==> flow/design.v <==
`timescale 1ns / 1ps
module cordic_advanced #(
    parameter DATA_WIDTH = 18,           
    parameter ANGLE_WIDTH = 32,          
    parameter ITERATIONS = 18,           
    parameter PIPELINE_STAGES = 18       
)(
    input  wire                         clk,
    input  wire                         rst_n,
    input  wire                         enable,
    input  wire signed [DATA_WIDTH-1:0] x_in,
    input  wire signed [DATA_WIDTH-1:0] y_in,
    input  wire signed [ANGLE_WIDTH-1:0] z_in,           
    input  wire                         data_valid_in,
    output wire                         data_ready_out,
    output wire signed [DATA_WIDTH:0]   x_out,
    output wire signed [DATA_WIDTH:0]   y_out,
    output wire signed [ANGLE_WIDTH-1:0] z_out,
    output wire                         data_valid_out,
    input  wire                         data_ready_in,
    output wire                         overflow,
    output wire [15:0]                  iterations_count,
    output wire [31:0]                  throughput_counter
);
    localparam real CORDIC_GAIN = 1.646760258121;
    localparam signed [DATA_WIDTH-1:0] K_INVERSE = 
        (DATA_WIDTH == 16) ? 16'd19898 :
        (DATA_WIDTH == 18) ? 18'd79593 :
        (DATA_WIDTH == 20) ? 20'd318371 : 16'd19898;
    function [ANGLE_WIDTH-1:0] atan_lut;
        input integer idx;
        begin
            case(idx)
                0:  atan_lut = 32'h20000000;   
                1:  atan_lut = 32'h12E4051E;   
                2:  atan_lut = 32'h09FB385B;   
                3:  atan_lut = 32'h051111D4;   
                4:  atan_lut = 32'h028B0D43;   
                5:  atan_lut = 32'h0145D7E1;   
                6:  atan_lut = 32'h00A2F61E;   
                7:  atan_lut = 32'h00517C55;   
                8:  atan_lut = 32'h0028BE53;   
                9:  atan_lut = 32'h00145F2E;   
                10: atan_lut = 32'h000A2F98;   
                11: atan_lut = 32'h000517CC;   
                12: atan_lut = 32'h00028BE6;   
                13: atan_lut = 32'h000145F3;   
                14: atan_lut = 32'h0000A2F9;
                15: atan_lut = 32'h0000517D;
                16: atan_lut = 32'h000028BE;
                17: atan_lut = 32'h0000145F;
                18: atan_lut = 32'h00000A2F;
                19: atan_lut = 32'h00000518;
                20: atan_lut = 32'h0000028C;
                21: atan_lut = 32'h00000146;
                22: atan_lut = 32'h000000A3;
                23: atan_lut = 32'h00000051;
                24: atan_lut = 32'h00000028;
                25: atan_lut = 32'h00000014;
                26: atan_lut = 32'h0000000A;
                27: atan_lut = 32'h00000005;
                28: atan_lut = 32'h00000002;
                29: atan_lut = 32'h00000001;
                default: atan_lut = 32'h00000000;
            endcase
        end
    endfunction
    reg signed [DATA_WIDTH:0]   x_pipe [0:PIPELINE_STAGES];
    reg signed [DATA_WIDTH:0]   y_pipe [0:PIPELINE_STAGES];
    reg signed [ANGLE_WIDTH-1:0] z_pipe [0:PIPELINE_STAGES];
    reg                         valid_pipe [0:PIPELINE_STAGES];
    reg [15:0] iteration_counter;
    reg [31:0] throughput_cnt;
    reg        overflow_flag;
    assign data_ready_out = enable;
    assign data_valid_out = valid_pipe[PIPELINE_STAGES];
    assign iterations_count = iteration_counter;
    assign throughput_counter = throughput_cnt;
    assign overflow = overflow_flag;
    wire [1:0] quadrant;
    assign quadrant = z_in[ANGLE_WIDTH-1:ANGLE_WIDTH-2];
    always @(posedge clk or negedge rst_n) begin
        if (!rst_n) begin
            x_pipe[0] <= 0;
            y_pipe[0] <= 0;
            z_pipe[0] <= 0;
            valid_pipe[0] <= 0;
        end else if (enable && data_valid_in) begin
            valid_pipe[0] <= 1'b1;
            case (quadrant)
                2'b00, 2'b11: begin   
                    x_pipe[0] <= {x_in[DATA_WIDTH-1], x_in};
                    y_pipe[0] <= {y_in[DATA_WIDTH-1], y_in};
                    z_pipe[0] <= z_in;
                end
                2'b01: begin   
                    x_pipe[0] <= -{y_in[DATA_WIDTH-1], y_in};
                    y_pipe[0] <= {x_in[DATA_WIDTH-1], x_in};
                    z_pipe[0] <= {2'b00, z_in[ANGLE_WIDTH-3:0]};
                end
                2'b10: begin   
                    x_pipe[0] <= {y_in[DATA_WIDTH-1], y_in};
                    y_pipe[0] <= -{x_in[DATA_WIDTH-1], x_in};
                    z_pipe[0] <= {2'b11, z_in[ANGLE_WIDTH-3:0]};
                end
            endcase
        end else if (enable) begin
            valid_pipe[0] <= 0;
        end
    end
    genvar i;
    generate
        for (i = 0; i < PIPELINE_STAGES; i = i + 1) begin : cordic_pipeline
            wire decision_sign;
            wire signed [DATA_WIDTH:0] x_shifted, y_shifted;
            assign x_shifted = x_pipe[i] >>> i;
            assign y_shifted = y_pipe[i] >>> i;
            assign decision_sign = z_pipe[i][ANGLE_WIDTH-1];
            always @(posedge clk or negedge rst_n) begin
                if (!rst_n) begin
                    x_pipe[i+1] <= 0;
                    y_pipe[i+1] <= 0;
                    z_pipe[i+1] <= 0;
                    valid_pipe[i+1] <= 0;
                end else if (enable) begin
                    valid_pipe[i+1] <= valid_pipe[i];
                    if (valid_pipe[i]) begin
                        if (decision_sign) begin   
                            x_pipe[i+1] <= x_pipe[i] + y_shifted;
                            y_pipe[i+1] <= y_pipe[i] - x_shifted;
                            z_pipe[i+1] <= z_pipe[i] + atan_lut(i);
                        end else begin   
                            x_pipe[i+1] <= x_pipe[i] - y_shifted;
                            y_pipe[i+1] <= y_pipe[i] + x_shifted;
                            z_pipe[i+1] <= z_pipe[i] - atan_lut(i);
                        end
                    end else begin
                        x_pipe[i+1] <= x_pipe[i];
                        y_pipe[i+1] <= y_pipe[i];
                        z_pipe[i+1] <= z_pipe[i];
                    end
                end
            end
        end
    endgenerate
    assign x_out = x_pipe[PIPELINE_STAGES];
    assign y_out = y_pipe[PIPELINE_STAGES];
    assign z_out = z_pipe[PIPELINE_STAGES];
    always @(posedge clk or negedge rst_n) begin
        if (!rst_n) begin
            overflow_flag <= 0;
        end else begin
            if (valid_pipe[PIPELINE_STAGES]) begin
                overflow_flag <= (x_pipe[PIPELINE_STAGES] == {1'b1, {DATA_WIDTH{1'b0}}}) ||
                                 (y_pipe[PIPELINE_STAGES] == {1'b1, {DATA_WIDTH{1'b0}}});
            end
        end
    end
    always @(posedge clk or negedge rst_n) begin
        if (!rst_n) begin
            iteration_counter <= 0;
            throughput_cnt <= 0;
        end else begin
            if (data_valid_in && enable)
                iteration_counter <= iteration_counter + 1;
            if (data_valid_out && data_ready_in)
                throughput_cnt <= throughput_cnt + 1;
        end
    end
endmodule
module cordic_sincos #(
    parameter DATA_WIDTH = 18,
    parameter ANGLE_WIDTH = 32,
    parameter PIPELINE_STAGES = 18
)(
    input  wire                         clk,
    input  wire                         rst_n,
    input  wire                         enable,
    input  wire signed [ANGLE_WIDTH-1:0] angle,
    input  wire                         angle_valid,
    output wire                         angle_ready,
    output wire signed [DATA_WIDTH:0]   cos_out,
    output wire signed [DATA_WIDTH:0]   sin_out,
    output wire                         result_valid,
    input  wire                         result_ready
);
    localparam signed [DATA_WIDTH-1:0] K_INV = 
        (DATA_WIDTH == 16) ? 16'd19898 :
        (DATA_WIDTH == 18) ? 18'd79593 :
        (DATA_WIDTH == 20) ? 20'd318371 : 16'd19898;
    wire overflow;
    wire [15:0] iter_count;
    wire [31:0] throughput;
    cordic_advanced #(
        .DATA_WIDTH(DATA_WIDTH),
        .ANGLE_WIDTH(ANGLE_WIDTH),
        .ITERATIONS(PIPELINE_STAGES),
        .PIPELINE_STAGES(PIPELINE_STAGES)
    ) cordic_core (
        .clk(clk),
        .rst_n(rst_n),
        .enable(enable),
        .x_in(K_INV),
        .y_in({DATA_WIDTH{1'b0}}),
        .z_in(angle),
        .data_valid_in(angle_valid),
        .data_ready_out(angle_ready),
        .x_out(cos_out),
        .y_out(sin_out),
        .z_out(),
        .data_valid_out(result_valid),
        .data_ready_in(result_ready),
        .overflow(overflow),
        .iterations_count(iter_count),
        .throughput_counter(throughput)
    );
endmodule
# == From RTL to reports: cordic_advanced ==
# The steps from the RTL of cordic_advanced to its reports follow in flow order.
# Lines are those of the file above, counted from 1.
# Operators: Yosys type, input widths -> output width; for muxes data width and select width s.
# Cell names lack the library's common part.
# Not given: --
# setup
top,cordic_advanced
clock_port,clk
library,sky130hd
pvt_corner,tt_025C_1v80

# == Elaborated design ==
# Source: Yosys, flattened and elaborated. Widths are those after wreduce. Registers that Yosys merges into a memory's read port (data or address) are not register bits. Print and check cells do not count. Equal cells are merged and count once.
# bits
out_inout_bits,121
in_bits,73
regBits,1398
elab_cells,314
# op_classes
reduce_logical,6
n_eq,5
n_addsub,111
n_mux,113
# op_table
cell,count
$mux 19,72
$mux 32,36
$pmux 19 s3,2
$pmux 32 s3,1
$add 19x10->19,2
$sub 19x10->19,2
$add 19x11->19,2
$sub 19x11->19,2
$add 19x12->19,2
$sub 19x12->19,2
$add 19x13->19,2
$sub 19x13->19,2
$add 19x14->19,2
$sub 19x14->19,2
$add 19x15->19,2
$sub 19x15->19,2
$add 19x16->19,2
$sub 19x16->19,2
$add 19x17->19,2
$sub 19x17->19,2
$add 19x18->19,2
$sub 19x18->19,2
$sub 19x19->19,2
$eq 19x19->1 const B,2
$add 19x2->19,2
$sub 19x2->19,2
$add 19x3->19,2
$sub 19x3->19,2
# Not listed: further kinds 60, cells in them 76.

# == Longest topological paths ==
# Depth = most cells in a row (Yosys ltp): at word level without a register or memory, in the mapped netlist without a sequential cell, where the memories' decode and read muxes count.
# logic_depth
ltp_word,3
abc_area,0
mapped_depth,18
depth_no_buf,18

# == Mapped cells and area ==
# Yosys stat after the flow's synthesis: flattened, memories mapped to cells. It holds for the ABC_AREA given above (unset counts as 0); a run with the other value may have another netlist.
# Totals and module areas in this step are rounded.
# synth_totals
flip_flops,1398
sequential_area_um2,35000
stdcells,14926
n_buf,636
area_um2,124000
# types
cell_type,count,type_area_um2
dfrtp_1,1398,3.5E+04
ha_1,1266,1.58E+04
a21oi_1,2076,1.04E+04
xnor2_1,908,7.95E+03
mux2i_1,776,7767.45
nor2_1,1896,7.12E+03
a21o_1,551,4.14E+03
xor2_1,376,3.29E+03
nand2_1,841,3.16E+03
o21ai_0,582,2.91E+03
inv_1,544,2.04E+03
clkbuf_1,525,1970.64
nand3_1,313,1.57E+03
nor3_1,294,1.47E+03
a211oi_1,178,1.34E+03
nor2b_1,192,1.2E+03
a31oi_1,185,1157.36
fa_1,55,1.1E+03
# Other cell types: 80; their cells: 1970.

# == Path before layout ==
# Path of least setup slack by OpenSTA after synthesis, without wires, with an ideal clock, recovery checks aside; 20% of the period is set as input and as output delay. Where synthesis merged equal registers, the netlist keeps one of their names.
# synth_timing
path_kind,register to register
startpoint,register z_pipe[7][31]
endpoint,register z_pipe[8][30]
clock_period_ns,4.5
driving_pins,16
required_ns,4.374
t_arrival_ns,3.976
delay_ns,4.102
setup_slack_ns,0.397
launch_ns,0.000
n_path_buf,2
setup_ns,0.126
synth_period_reached_ns,4.103
# "delay_ns" = arrival - input delay + setup time.
# "driving_pins": output pins that drive a net of the path, with the launching flip-flop's if there is one; two outputs of one cell count as two.
# "synth_period_reached_ns" is the clock period less the worst setup slack; recovery checks do not enter. This is arithmetic on one report: input and output delays are still those of the set period (20% each).
# Between the ends stands the longest chain of elaborated cells between them, by number of cells; it is not shown to be the way that was timed. Of several equally long chains one is given.
# Each line given opens the expression or statement behind the cell; cells for indexed reads and writes are added by Yosys, which also makes memories of some case tables.
# A register here has more assigning lines than the two given.
# synth_between
cell_sequence,dfrtp_1 clkbuf_1 clkbuf_1 inv_1 fa_1 a21o_1 a21oi_2 o21ai_1 a311oi_2 o21ai_1 a22oi_2 a211oi_1 a21o_1 a221oi_2 mux2i_1 a311o_1
elab_chain_len,2
cone_cells,2
lines_between,2
classes_between,mux (2)
# synth_lines
element,line_no,source
from (decl),70,reg signed [ANGLE_WIDTH-1:0] z_pipe [0:PIPELINE_STAGES];
from (assign),131,z_pipe[i+1] <= z_pipe[i] + atan_lut(i);
from (assign),135,z_pipe[i+1] <= z_pipe[i] - atan_lut(i);
$mux 32,128,if (decision_sign) begin
$mux 32,127,if (valid_pipe[i]) begin
to (assign),131,
to (assign),135,
to (decl),70,

# == Path in the finished layout ==
# Path of least setup slack in the final report of job 2 (OpenROAD, finished layout, wires in). Where an end is a register, its clock arrival counts in the times.
# layout_timing
path_kind,register to register
startpoint,register z_pipe[5][31]
endpoint,register x_pipe[6][18]
t_arrival_ns,5.61
clock_period_ns,6.37
driving_pins,17
setup_slack_ns,1.50
setup_ns,0.14
required_ns,7.12
launch_ns,0.89
n_path_buf,2
# Between the ends stands the longest chain of elaborated cells between them, by number of cells; it is not shown to be the way that was timed. Of several equally long chains one is given.
# A register here has more assigning lines than the two given.
# layout_between
cell_sequence,dfrtp_2 buf_12 clkbuf_4 inv_2 o21ai_0 xnor2_1 ha_1 nor4_1 o21ai_1 a311oi_2 o2111ai_1 o211ai_1 o21ai_0 xor2_2 nand2_1 xor2_1 a21oi_1
elab_chain_len,2
cone_cells,2
lines_between,2
classes_between,mux (2)
# layout_lines
element,line_no,source
from (decl),70,reg signed [ANGLE_WIDTH-1:0] z_pipe [0:PIPELINE_STAGES];
from (assign),131,z_pipe[i+1] <= z_pipe[i] + atan_lut(i);
from (assign),135,z_pipe[i+1] <= z_pipe[i] - atan_lut(i);
$mux 19,128,if (decision_sign) begin
$mux 19,127,if (valid_pipe[i]) begin
to (assign),129,x_pipe[i+1] <= x_pipe[i] + y_shifted;
to (assign),133,x_pipe[i+1] <= x_pipe[i] - y_shifted;
to (decl),68,reg signed [DATA_WIDTH:0]   x_pipe [0:PIPELINE_STAGES];

# Module cordic_advanced, platform sky130hd: 4 stored runs of the flow (Yosys, OpenROAD) with differing settings, in no particular order. Input and output delays are each 20% of the period that was set; the output load is 0.01 pF.
# "worst_path_time_ns" is the time allowed to the run's worst setup path (the clock period less input and output delay, where it has them) less its slack. Clock arrival times count: a late capture clock shortens it, a late launch clock lengthens it.
# Measured values are rounded.
# A setting shown as . is not set for that run.
# Among the results, . means that no value is shown for the run.
run name,ABC_AREA,CELL_PAD_IN_SITES_DETAIL_PLACEMENT,CORE_ASPECT_RATIO,CORE_MARGIN,CORE_UTILIZATION,CTS_CLUSTER_DIAMETER,CTS_CLUSTER_SIZE,GPL_ROUTABILITY_DRIVEN,GPL_TIMING_DRIVEN,MAX_ROUTING_LAYER,MIN_ROUTING_LAYER,PLACE_DENSITY,SLEW_MARGIN,TNS_END_PERCENT,period_ns,CAP_MARGIN,CELL_PAD_IN_SITES_GLOBAL_PLACEMENT,PLACE_DENSITY_LB_ADDON,SETUP_SLACK_MARGIN,HOLD_SLACK_MARGIN,worst_path_time_ns,critical_path_kind,die_footprint_um2,synthesis_area_um2,setup_worst_slack_ns,fin_util_pct
job 1,1,0,1.5,10,72,358,69,0,0,met4,met2,0.7,25,95,4.5,20,.,.,.,.,.,.,.,.,.,.
job 2,.,1,0.7,9,15,.,14,0,0,met4,met1,.,40,95,6.37,15,3,0.18,1.46,.,4.87,register to register,860000,124000,1.50,18.5
job 3,.,.,.,2,40,.,.,.,.,.,.,.,20,.,4.32,20,.,.,.,.,4.00,register to register,314000,124000,0.317,44.5
job 4,.,1,0.7,9,15,.,100,0,0,met4,met1,.,40,95,6.37,15,3,0.18,0.66,0.14,5.52,register to register,860000,124000,0.845,18.4
# Job 1: stopped before the end: routing reported GRT-0116
